==> flow/design.v <==
module alu (
    input               i_clk,
    input               i_rst_n,
    input               i_valid,
    input signed [11:0] i_data_a,
    input signed [11:0] i_data_b,
    input        [2:0]  i_inst,
    output              o_valid,
    output       [11:0] o_data,
    output              o_overflow
);
reg  [11:0] o_data_w, o_data_r;
reg         o_valid_w, o_valid_r;
reg         o_overflow_w, o_overflow_r;
reg  [19:0] data_old;
reg         overflow_old;
wire [12:0] data_add, data_sub, data_mean;
wire [23:0] data_mul;
wire [19:0] data_mul_round;
wire [20:0] data_mac;
wire [11:0] data_a_abs, data_b_abs;
assign o_valid = o_valid_r;
assign o_data = o_data_r;
assign o_overflow = o_overflow_r;
assign data_add = {i_data_a[11], i_data_a} + {i_data_b[11], i_data_b};
assign data_sub = {i_data_a[11], i_data_a} - {i_data_b[11], i_data_b};
assign data_mul = {{12{i_data_a[11]}}, i_data_a} * {{12{i_data_b[11]}}, i_data_b};
assign data_mul_round = {data_mul[23], data_mul[23:5]} + {19'd0, data_mul[4]};
assign data_mac = {data_mul_round[19], data_mul_round} + {data_old[19], data_old};
assign data_mean = data_add >> 1;
assign data_a_abs = i_data_a[11]? ~(i_data_a)+12'd1: i_data_a;
assign data_b_abs = i_data_b[11]? ~(i_data_b)+12'd1: i_data_b;
always@(*) begin
  o_data_w = 12'd0;
  o_valid_w = i_valid;
  o_overflow_w = 1'b0;
  case(i_inst)
    3'b000: begin  
      o_overflow_w = ^data_add[12:11];
      o_data_w = data_add[11:0];
    end
    3'b001: begin  
      o_overflow_w = ^data_sub[12:11];
      o_data_w = data_sub[11:0];
    end
    3'b010: begin  
      o_data_w = data_mul_round[11:0];
      o_overflow_w = ~(data_mul_round[19:11] == 9'b1_1111_1111 | data_mul_round[19:11] == 9'b0_0000_0000);
    end
    3'b011: begin  
      o_data_w = data_mac[11:0]; 
      o_overflow_w = ~(data_mac[20:11] == 10'b11_1111_1111 | data_mac[20:11] == 10'b00_0000_0000) | overflow_old;
    end
    3'b100: begin  
      o_data_w = ~(i_data_a ^ i_data_b);
    end
    3'b101: begin  
      o_data_w = ~i_data_a[11]? i_data_a: 12'd0;
    end
    3'b110: begin  
      o_data_w = data_mean[11:0];
    end
    3'b111: begin  
      o_data_w = (data_a_abs >= data_b_abs)? data_a_abs: data_b_abs;
    end
  endcase
end
always@(posedge i_clk or negedge i_rst_n) begin
  if(~i_rst_n) begin
    o_data_r <= 12'd0;
    o_overflow_r <= 1'b0;
    o_valid_r <= 1'b0;
  end 
  else begin
    o_data_r <= o_data_w;
    o_overflow_r <= o_overflow_w;
    o_valid_r <= o_valid_w;
  end
end
always@(posedge i_clk or negedge i_rst_n) begin
  if(~i_rst_n) begin
    data_old <= 20'd0;
    overflow_old <= 1'b0;
  end
  else if(i_valid) begin
    if(i_inst == 3'b011)begin
      data_old <= {{8{o_data_w[11]}}, o_data_w};
      overflow_old <= o_overflow_w;
    end
    else begin
      data_old <= 20'd0;
      overflow_old <= 1'b0;
    end
  end
end
endmodule
Hand-over note for alu

Reports on alu
Each step is given for the RTL above and for the edited RTL.
Lines under "before" count in the file above, lines under "after" in the edited file.
"change": "after" minus "before" as printed here. "change_rel_pct": 100 x difference / "before".
Operators: Yosys type, input widths -> output width; for muxes data width and select width s.
Library cell names are shortened.
{"block": "design", "top": "alu", "clock": "i_clk", "library": "sky130hd", "lib_corner": "tt_025C_1v80"}

Diff
The edit as a unified diff against the file above.
A script made this edit. It changes what the design does and was not meant as an optimisation.
begin of diff
@@ -68,14 +68,13 @@
 always@(posedge i_clk or negedge i_rst_n) begin
   if(~i_rst_n) begin
-    o_data_r <= 12'd0;
     o_overflow_r <= 1'b0;
     o_valid_r <= 1'b0;
   end 
   else begin
-    o_data_r <= o_data_w;
     o_overflow_r <= o_overflow_w;
     o_valid_r <= o_valid_w;
   end
 end
+always @(*) o_data_r = o_data_w;
 always@(posedge i_clk or negedge i_rst_n) begin
   if(~i_rst_n) begin
end of diff

Word level
Counts by Yosys on the flattened word-level netlist (proc, flatten, opt, wreduce; memories kept). Register bits leave out memories and registers merged into their read ports (data or address). Print and check cells are left out. Cells with the same type and inputs are merged into one.
{"block": "op_classes", "element": "multipliers", "before": 1, "after": 1, "change": 0, "change_rel_pct": 0.00}
{"block": "op_classes", "element": "n_eq", "before": 9, "after": 9, "change": 0, "change_rel_pct": 0.00}
{"block": "op_classes", "element": "bitwise", "before": 9, "after": 9, "change": 0, "change_rel_pct": 0.00}
{"block": "op_classes", "element": "reduce_and_logical", "before": 6, "after": 6, "change": 0, "change_rel_pct": 0.00}
{"block": "op_classes", "element": "n_addsub", "before": 6, "after": 6, "change": 0, "change_rel_pct": 0.00}
{"block": "op_classes", "element": "n_mux", "before": 8, "after": 8, "change": 0, "change_rel_pct": 0.00}
{"block": "op_classes", "element": "compare", "before": 1, "after": 1, "change": 0, "change_rel_pct": 0.00}
{"block": "op_table", "op": "$eq 3x3->1 const B", "before": 4, "after": 4, "change": 0, "change_rel_pct": 0.00}
{"block": "op_table", "op": "$mux 12", "before": 3, "after": 3, "change": 0, "change_rel_pct": 0.00}
{"block": "op_table", "op": "$not 12->12", "before": 3, "after": 3, "change": 0, "change_rel_pct": 0.00}
{"block": "op_table", "op": "$or 1x1->1", "before": 3, "after": 3, "change": 0, "change_rel_pct": 0.00}
{"block": "op_table", "op": "$add 12x1->12 const B", "before": 2, "after": 2, "change": 0, "change_rel_pct": 0.00}
{"block": "op_table", "op": "$eq 3x2->1 const B", "before": 2, "after": 2, "change": 0, "change_rel_pct": 0.00}
{"block": "op_table", "op": "$not 1->1", "before": 2, "after": 2, "change": 0, "change_rel_pct": 0.00}
{"block": "op_table", "op": "$reduce_xor 2->1", "before": 2, "after": 2, "change": 0, "change_rel_pct": 0.00}
{"block": "op_table", "op": "$add 12x12->13", "before": 1, "after": 1, "change": 0, "change_rel_pct": 0.00}
{"block": "op_table", "op": "$add 19x2->20", "before": 1, "after": 1, "change": 0, "change_rel_pct": 0.00}
{"block": "op_table", "op": "$add 20x20->21", "before": 1, "after": 1, "change": 0, "change_rel_pct": 0.00}
{"block": "op_table", "op": "$eq 10x10->1 const B", "before": 1, "after": 1, "change": 0, "change_rel_pct": 0.00}
{"block": "op_table", "op": "$eq 3x1->1 const B", "before": 1, "after": 1, "change": 0, "change_rel_pct": 0.00}
{"block": "op_table", "op": "$eq 9x9->1 const B", "before": 1, "after": 1, "change": 0, "change_rel_pct": 0.00}
{"block": "op_table", "op": "$ge 12x12->1", "before": 1, "after": 1, "change": 0, "change_rel_pct": 0.00}
{"block": "op_table", "op": "$logic_not 10->1", "before": 1, "after": 1, "change": 0, "change_rel_pct": 0.00}
{"block": "op_table", "op": "$logic_not 3->1", "before": 1, "after": 1, "change": 0, "change_rel_pct": 0.00}
{"block": "op_table", "op": "$logic_not 9->1", "before": 1, "after": 1, "change": 0, "change_rel_pct": 0.00}
{"block": "op_table", "op": "$mul 12x12->24", "before": 1, "after": 1, "change": 0, "change_rel_pct": 0.00}
{"block": "op_table", "op": "$mux 1", "before": 1, "after": 1, "change": 0, "change_rel_pct": 0.00}
{"block": "op_table", "op": "$mux 11", "before": 1, "after": 1, "change": 0, "change_rel_pct": 0.00}
{"block": "op_table", "op": "$mux 20", "before": 1, "after": 1, "change": 0, "change_rel_pct": 0.00}
{"block": "op_table", "op": "$pmux 1 s5", "before": 1, "after": 1, "change": 0, "change_rel_pct": 0.00}
{"block": "op_table", "op": "$pmux 12 s8", "before": 1, "after": 1, "change": 0, "change_rel_pct": 0.00}
{"block": "op_table", "op": "$reduce_or 4->1", "before": 1, "after": 1, "change": 0, "change_rel_pct": 0.00}
{"block": "op_table", "op": "$sub 12x12->13", "before": 1, "after": 1, "change": 0, "change_rel_pct": 0.00}
{"block": "op_table", "op": "$xor 12x12->12", "before": 1, "after": 1, "change": 0, "change_rel_pct": 0.00}
{"block": "word_totals", "element": "word_cells", "before": 45, "after": 44, "change": -1, "change_rel_pct": -2.22}
{"block": "word_totals", "element": "register_bits", "before": 35, "after": 23, "change": -12, "change_rel_pct": -34.29}
{"block": "word_totals", "element": "inputBits", "before": 30, "after": 30, "change": 0, "change_rel_pct": 0.00}
{"block": "word_totals", "element": "out_inout_bits", "before": 14, "after": 14, "change": 0, "change_rel_pct": 0.00}

Longest topological paths
Depth = most cells in a row (Yosys ltp): at word level without a register or memory, in the mapped netlist without a sequential cell, where the memories' decode and read muxes count.
{"block": "logic_depth", "element": "word_depth", "before": 9, "after": 9, "change": 0, "change_rel_pct": 0.00}
{"block": "logic_depth", "element": "ABC_AREA", "before": "0", "after": "0"}
{"block": "logic_depth", "element": "mapped_depth", "before": 34, "after": 34, "change": 0, "change_rel_pct": 0.00}

Synthesis result
Source: synth_stat.txt of the flow (Yosys; design flattened, memories mapped). It holds for the ABC_AREA given above (unset counts as 0); a run with the other value may have another netlist.
{"block": "synth_totals", "element": "synth_area_mm2", "before": 0.0104725, "after": 0.0103061, "change": -0.0001664, "change_rel_pct": -1.59}
{"block": "synth_totals", "element": "ff_cells", "before": 27, "after": 15, "change": -12, "change_rel_pct": -44.44}
{"block": "synth_totals", "element": "mapped_cells", "before": 1312, "after": 1311, "change": -1, "change_rel_pct": -0.08}
{"block": "types", "cell": "a21oi_1", "before": 72, "after": 56, "change": -16, "change_rel_pct": -22.22}
{"block": "types", "cell": "inv_1", "before": 217, "after": 229, "change": 12, "change_rel_pct": 5.53}
{"block": "types", "cell": "dfrtp_1", "before": 27, "after": 15, "change": -12, "change_rel_pct": -44.44}
{"block": "types", "cell": "o21ai_0", "before": 40, "after": 50, "change": 10, "change_rel_pct": 25.00}
{"block": "types", "cell": "nand2_1", "before": 135, "after": 144, "change": 9, "change_rel_pct": 6.67}
{"block": "types", "cell": "a21o_1", "before": 16, "after": 25, "change": 9, "change_rel_pct": 56.25}
{"block": "types", "cell": "o211ai_1", "before": 14, "after": 5, "change": -9, "change_rel_pct": -64.29}
{"block": "types", "cell": "nor2b_1", "before": 17, "after": 9, "change": -8, "change_rel_pct": -47.06}
{"block": "types", "cell": "or3_1", "before": 13, "after": 8, "change": -5, "change_rel_pct": -38.46}
{"block": "types", "cell": "a31oi_1", "before": 11, "after": 16, "change": 5, "change_rel_pct": 45.45}
{"block": "types", "cell": "o31ai_1", "before": 5, "after": 10, "change": 5, "change_rel_pct": 100.00}
{"block": "types", "cell": "a221oi_1", "before": 2, "after": 7, "change": 5, "change_rel_pct": 250.00}
{"block": "types", "cell": "clkbuf_1", "before": 51, "after": 47, "change": -4, "change_rel_pct": -7.84}
{"block": "types", "cell": "nor3_1", "before": 30, "after": 26, "change": -4, "change_rel_pct": -13.33}
{"block": "types", "cell": "nand2b_1", "before": 20, "after": 16, "change": -4, "change_rel_pct": -20.00}
{"block": "types", "cell": "a221o_1", "before": 4, "after": 0, "change": -4, "change_rel_pct": -100.00}
{"block": "types", "cell": "nor3b_1", "before": 2, "after": 6, "change": 4, "change_rel_pct": 200.00}
{"block": "types", "cell": "nand3_1", "before": 28, "after": 25, "change": -3, "change_rel_pct": -10.71}
The list need not be complete.

Worst setup path after synthesis
Source: OpenSTA report_checks on the synthesized netlist (no wires, ideal clock, input and output delay 20% of the period each), path of least setup slack; recovery checks are left aside. Register names are those of the netlist, which keeps one name where synthesis merged equal registers.
{"block": "synth_path", "element": "path_kind", "before": "input port to flip-flop", "after": "input port to output port"}
{"block": "synth_path", "element": "from", "before": "in i_data_a[11]", "after": "in i_data_b[11]"}
{"block": "synth_path", "element": "to", "before": "reg overflow_old", "after": "out o_data[11]"}
{"block": "synth_path", "element": "tclk_ps", "before": 10000, "after": 10000, "change": 0, "change_rel_pct": 0.00}
{"block": "synth_path", "element": "out_delay_ps", "after": 2000}
{"block": "synth_path", "element": "slack_ps", "before": 13, "after": -419, "change": -432}
{"block": "synth_path", "element": "stages", "before": 33, "after": 27, "change": -6, "change_rel_pct": -18.18}
{"block": "synth_path", "element": "setup_ps", "before": 144}
{"block": "synth_path", "element": "delay_ps", "before": 7987, "after": 6419, "change": -1568, "change_rel_pct": -19.63}
{"block": "synth_path", "element": "required_ps", "before": 9856, "after": 8000, "change": -1856, "change_rel_pct": -18.83}
{"block": "synth_path", "element": "arrival_ps", "before": 9843, "after": 8419, "change": -1424, "change_rel_pct": -14.47}
{"block": "synth_path", "element": "input_delay_ps", "before": 2000, "after": 2000, "change": 0, "change_rel_pct": 0.00}
{"block": "synth_path", "element": "period_less_setup_slack_ps", "before": 9987, "after": 10419, "change": 432, "change_rel_pct": 4.33}
"delay_ps" = arrival - input delay + setup time.
A path that ends at an output port has no setup time.
"stages" counts driving pins, that of a launching flip-flop among them; a cell with two outputs on the path counts twice.
"period_less_setup_slack_ps" is the clock period less the worst setup slack; recovery checks do not enter. This is arithmetic on one report: input and output delays are still those of the set period (20% each).
The rows between start and end are the longest chain of elaborated cells between them; the timing report does not say that the signal goes this way. Where chains are equally long, one stands for them.
A line is the first line of the expression or statement that the cell stems from. Yosys adds cells for indexed reads and writes and turns some case tables into memories.
At most two assigning lines are given for a register; there are more.
{"block": "synth_between_before", "cell_sequence": "clkbuf_1 > clkbuf_1 > nand2_1 > inv_1 > fa_1 > ha_1 > inv_1 > fa_1 > inv_1 > fa_1 > inv_1 > fa_1 > inv_1 > ha_1 > a21o_1 > nor3_1 > nand3_1 > a221o_1 > nor4b_4 > and4_1 > nor2_1 > ha_1 > clkbuf_1 > and2_1 > o311ai_0 > a21oi_1 > a41o_1 > a21o_1 > nand2_1 > a31o_2 > or4_1 > nor3b_1 > o32ai_1", "elab_chain_len": 9}
{"block": "synth_rtl_before", "element": "from (decl)", "line_no": 5, "rtl": "input signed [11:0] i_data_a,"}
{"block": "synth_rtl_before", "element": "$mul 12x12->24", "line_no": 27, "rtl": "assign data_mul = {{12{i_data_a[11]}}, i_data_a} * {{12{i_data_b[11]}}, i_data_b};"}
{"block": "synth_rtl_before", "element": "$add 19x2->20", "line_no": 28, "rtl": "assign data_mul_round = {data_mul[23], data_mul[23:5]} + {19'd0, data_mul[4]};"}
{"block": "synth_rtl_before", "element": "$add 20x20->21", "line_no": 29, "rtl": "assign data_mac = {data_mul_round[19], data_mul_round} + {data_old[19], data_old};"}
{"block": "synth_rtl_before", "element": "$eq 10x10->1", "line_no": 52, "rtl": "o_overflow_w = ~(data_mac[20:11] == 10'b11_1111_1111 | data_mac[20:11] == 10'b00_0000_0000) | overflow_old;"}
{"block": "synth_rtl_before", "element": "$or 1x1->1", "line_no": 52}
{"block": "synth_rtl_before", "element": "$not 1->1", "line_no": 52}
{"block": "synth_rtl_before", "element": "$or 1x1->1", "line_no": 52}
{"block": "synth_rtl_before", "element": "$pmux 1 s5", "line_no": 37, "rtl": "case(i_inst)"}
{"block": "synth_rtl_before", "element": "$mux 1", "line_no": 86, "rtl": "if(i_inst == 3'b011)begin"}
{"block": "synth_rtl_before", "element": "to (assign)", "line_no": 83, "rtl": "overflow_old <= 1'b0;"}
{"block": "synth_rtl_before", "element": "to (assign)", "line_no": 88, "rtl": "overflow_old <= o_overflow_w;"}
{"block": "synth_rtl_before", "element": "to (decl)", "line_no": 16, "rtl": "reg         overflow_old;"}
{"block": "synth_between_after", "cell_sequence": "clkbuf_1 > clkbuf_1 > nand2_1 > fa_1 > fa_1 > inv_1 > fa_1 > fa_1 > inv_1 > fa_1 > inv_1 > ha_1 > o21a_1 > nor2_1 > a31oi_1 > xnor2_1 > nor4_2 > nand2_1 > xnor2_1 > ha_1 > nand4_1 > o221ai_4 > xor2_1 > nand2_1 > o221ai_1 > nor2_1 > a21oi_1", "elab_chain_len": 6}
{"block": "synth_rtl_after", "element": "from (decl)", "line_no": 6, "rtl": "input signed [11:0] i_data_b,"}
{"block": "synth_rtl_after", "element": "$not 12->12", "line_no": 32, "rtl": "assign data_b_abs = i_data_b[11]? ~(i_data_b)+12'd1: i_data_b;"}
{"block": "synth_rtl_after", "element": "$add 12x1->12", "line_no": 32}
{"block": "synth_rtl_after", "element": "$mux 12", "line_no": 32}
{"block": "synth_rtl_after", "element": "$ge 12x12->1", "line_no": 64, "rtl": "o_data_w = (data_a_abs >= data_b_abs)? data_a_abs: data_b_abs;"}
{"block": "synth_rtl_after", "element": "$mux 12", "line_no": 64}
{"block": "synth_rtl_after", "element": "$pmux 12 s8", "line_no": 37, "rtl": "case(i_inst)"}
{"block": "synth_rtl_after", "element": "to (decl)", "line_no": 9, "rtl": "output       [11:0] o_data,"}

Worst path after layout
From the final timing report of each run of set A: the path of least setup slack in the routed layout; clock arrival at registers is part of the times.
The report prints the path's times to 10 ps; the period is as set.
{"block": "layout_path", "element": "path_kind", "before": "input port to flip-flop", "after": "input port to output port"}
{"block": "layout_path", "element": "from", "before": "in i_data_a[11]", "after": "in i_data_b[1]"}
{"block": "layout_path", "element": "to", "before": "reg o_overflow_r", "after": "out o_data[11]"}
{"block": "layout_path", "element": "out_delay_ps", "after": 1960}
{"block": "layout_path", "element": "stages", "before": 33, "after": 30, "change": -3, "change_rel_pct": -9.09}
{"block": "layout_path", "element": "setup_ps", "before": 140}
{"block": "layout_path", "element": "tclk_ps", "before": 9800, "after": 9800, "change": 0, "change_rel_pct": 0.00}
{"block": "layout_path", "element": "required_ps", "before": 9930, "after": 7840, "change": -2090, "change_rel_pct": -21.05}
{"block": "layout_path", "element": "slack_ps", "before": 320, "after": -350, "change": -670}
{"block": "layout_path", "element": "input_delay_ps", "before": 1960, "after": 1960, "change": 0, "change_rel_pct": 0.00}
{"block": "layout_path", "element": "arrival_ps", "before": 9610, "after": 8190, "change": -1420, "change_rel_pct": -14.78}
The rows between start and end are the longest chain of elaborated cells between them; the timing report does not say that the signal goes this way. Where chains are equally long, one stands for them.
{"block": "layout_between_before", "cell_sequence": "clkdlybuf4s50_1 > buf_6 > inv_1 > nor2_1 > buf_4 > buf_4 > fa_1 > inv_1 > fa_1 > fa_1 > fa_1 > fa_1 > inv_1 > ha_1 > buf_4 > buf_4 > nor4_1 > a221o_1 > buf_4 > buf_4 > xor2_2 > ha_1 > a21o_1 > a21o_1 > a21o_1 > a21oi_1 > o21ai_0 > a21oi_1 > xor2_1 > o2111ai_1 > or4_4 > mux2i_1 > o211ai_1", "elab_chain_len": 8}
{"block": "layout_rtl_before", "element": "from (decl)", "line_no": 5, "rtl": "input signed [11:0] i_data_a,"}
{"block": "layout_rtl_before", "element": "$mul 12x12->24", "line_no": 27, "rtl": "assign data_mul = {{12{i_data_a[11]}}, i_data_a} * {{12{i_data_b[11]}}, i_data_b};"}
{"block": "layout_rtl_before", "element": "$add 19x2->20", "line_no": 28, "rtl": "assign data_mul_round = {data_mul[23], data_mul[23:5]} + {19'd0, data_mul[4]};"}
{"block": "layout_rtl_before", "element": "$add 20x20->21", "line_no": 29, "rtl": "assign data_mac = {data_mul_round[19], data_mul_round} + {data_old[19], data_old};"}
{"block": "layout_rtl_before", "element": "$eq 10x10->1", "line_no": 52, "rtl": "o_overflow_w = ~(data_mac[20:11] == 10'b11_1111_1111 | data_mac[20:11] == 10'b00_0000_0000) | overflow_old;"}
{"block": "layout_rtl_before", "element": "$or 1x1->1", "line_no": 52}
{"block": "layout_rtl_before", "element": "$not 1->1", "line_no": 52}
{"block": "layout_rtl_before", "element": "$or 1x1->1", "line_no": 52}
{"block": "layout_rtl_before", "element": "$pmux 1 s5", "line_no": 37, "rtl": "case(i_inst)"}
{"block": "layout_rtl_before", "element": "to (assign)", "line_no": 71, "rtl": "o_overflow_r <= 1'b0;"}
{"block": "layout_rtl_before", "element": "to (assign)", "line_no": 76, "rtl": "o_overflow_r <= o_overflow_w;"}
{"block": "layout_rtl_before", "element": "to (decl)", "line_no": 14, "rtl": "reg         o_overflow_w, o_overflow_r;"}
{"block": "layout_between_after", "cell_sequence": "buf_8 > buf_6 > and2_4 > fa_1 > inv_2 > fa_1 > fa_1 > inv_2 > fa_1 > inv_1 > fa_1 > inv_2 > ha_4 > o21a_1 > nor2_4 > a31oi_4 > xnor2_2 > nor4_4 > nand2_1 > xnor2_2 > ha_4 > nand4_1 > buf_4 > o221ai_4 > xor2_2 > nand2_1 > o221ai_2 > nor2_1 > a21oi_2 > buf_2", "elab_chain_len": 6}
{"block": "layout_rtl_after", "element": "from (decl)", "line_no": 6, "rtl": "input signed [11:0] i_data_b,"}
{"block": "layout_rtl_after", "element": "$not 12->12", "line_no": 32, "rtl": "assign data_b_abs = i_data_b[11]? ~(i_data_b)+12'd1: i_data_b;"}
{"block": "layout_rtl_after", "element": "$add 12x1->12", "line_no": 32}
{"block": "layout_rtl_after", "element": "$mux 12", "line_no": 32}
{"block": "layout_rtl_after", "element": "$ge 12x12->1", "line_no": 64, "rtl": "o_data_w = (data_a_abs >= data_b_abs)? data_a_abs: data_b_abs;"}
{"block": "layout_rtl_after", "element": "$mux 12", "line_no": 64}
{"block": "layout_rtl_after", "element": "$pmux 12 s8", "line_no": 37, "rtl": "case(i_inst)"}
{"block": "layout_rtl_after", "element": "to (decl)", "line_no": 9, "rtl": "output       [11:0] o_data,"}

Measured runs
Runs of the flow (Yosys, OpenROAD) on both versions; the two runs of a pair have the same settings. The constraints put input and output delay at 20% of the set period each and load the outputs with 0.01 pF.
{"block": "settings_set_A", "CORE_UTILIZATION": 40, "period_ns": 9.8, "CAP_MARGIN": 20, "CORE_MARGIN": 2, "SLEW_MARGIN": 20}
{"block": "measured_set_A", "element": "final_hold_ws_ps", "before": 521, "after": 568, "change": 47}
{"block": "measured_set_A", "element": "total_negative_slack_ps", "before": 0, "after": -1470, "change": -1470}
{"block": "measured_set_A", "element": "synthesis_area_mm2", "before": 0.0104725, "after": 0.0103061, "change": -0.0001664, "change_rel_pct": -1.59}
{"block": "measured_set_A", "element": "final_stdcell_area_mm2", "before": 0.0132152, "after": 0.0152384, "change": 0.0020232, "change_rel_pct": 15.31}
{"block": "measured_set_A", "element": "dieArea_mm2", "before": 0.0274913, "after": 0.0270652, "change": -0.0004261, "change_rel_pct": -1.55}
{"block": "measured_set_A", "element": "final_setup_ws_ps", "before": 321, "after": -346, "change": -667}
{"block": "settings_set_B", "ABC_AREA": 0, "CAP_MARGIN": 15, "CORE_MARGIN": 9, "CORE_UTILIZATION": 21, "GPL_TIMING_DRIVEN": 0, "SLEW_MARGIN": 20, "TNS_END_PERCENT": 100, "period_ns": 10.4}
{"block": "measured_set_B", "element": "final_hold_ws_ps", "before": 517, "after": 524, "change": 7}
{"block": "measured_set_B", "element": "total_negative_slack_ps", "before": 0, "after": -342, "change": -342}
{"block": "measured_set_B", "element": "synthesis_area_mm2", "before": 0.0104725, "after": 0.0103061, "change": -0.0001664, "change_rel_pct": -1.59}
{"block": "measured_set_B", "element": "final_stdcell_area_mm2", "before": 0.0123518, "after": 0.0136181, "change": 0.0012663, "change_rel_pct": 10.25}
{"block": "measured_set_B", "element": "dieArea_mm2", "before": 0.0582329, "after": 0.0573746, "change": -0.0008583, "change_rel_pct": -1.47}
{"block": "measured_set_B", "element": "final_setup_ws_ps", "before": 263, "after": -176, "change": -439}

End of note.
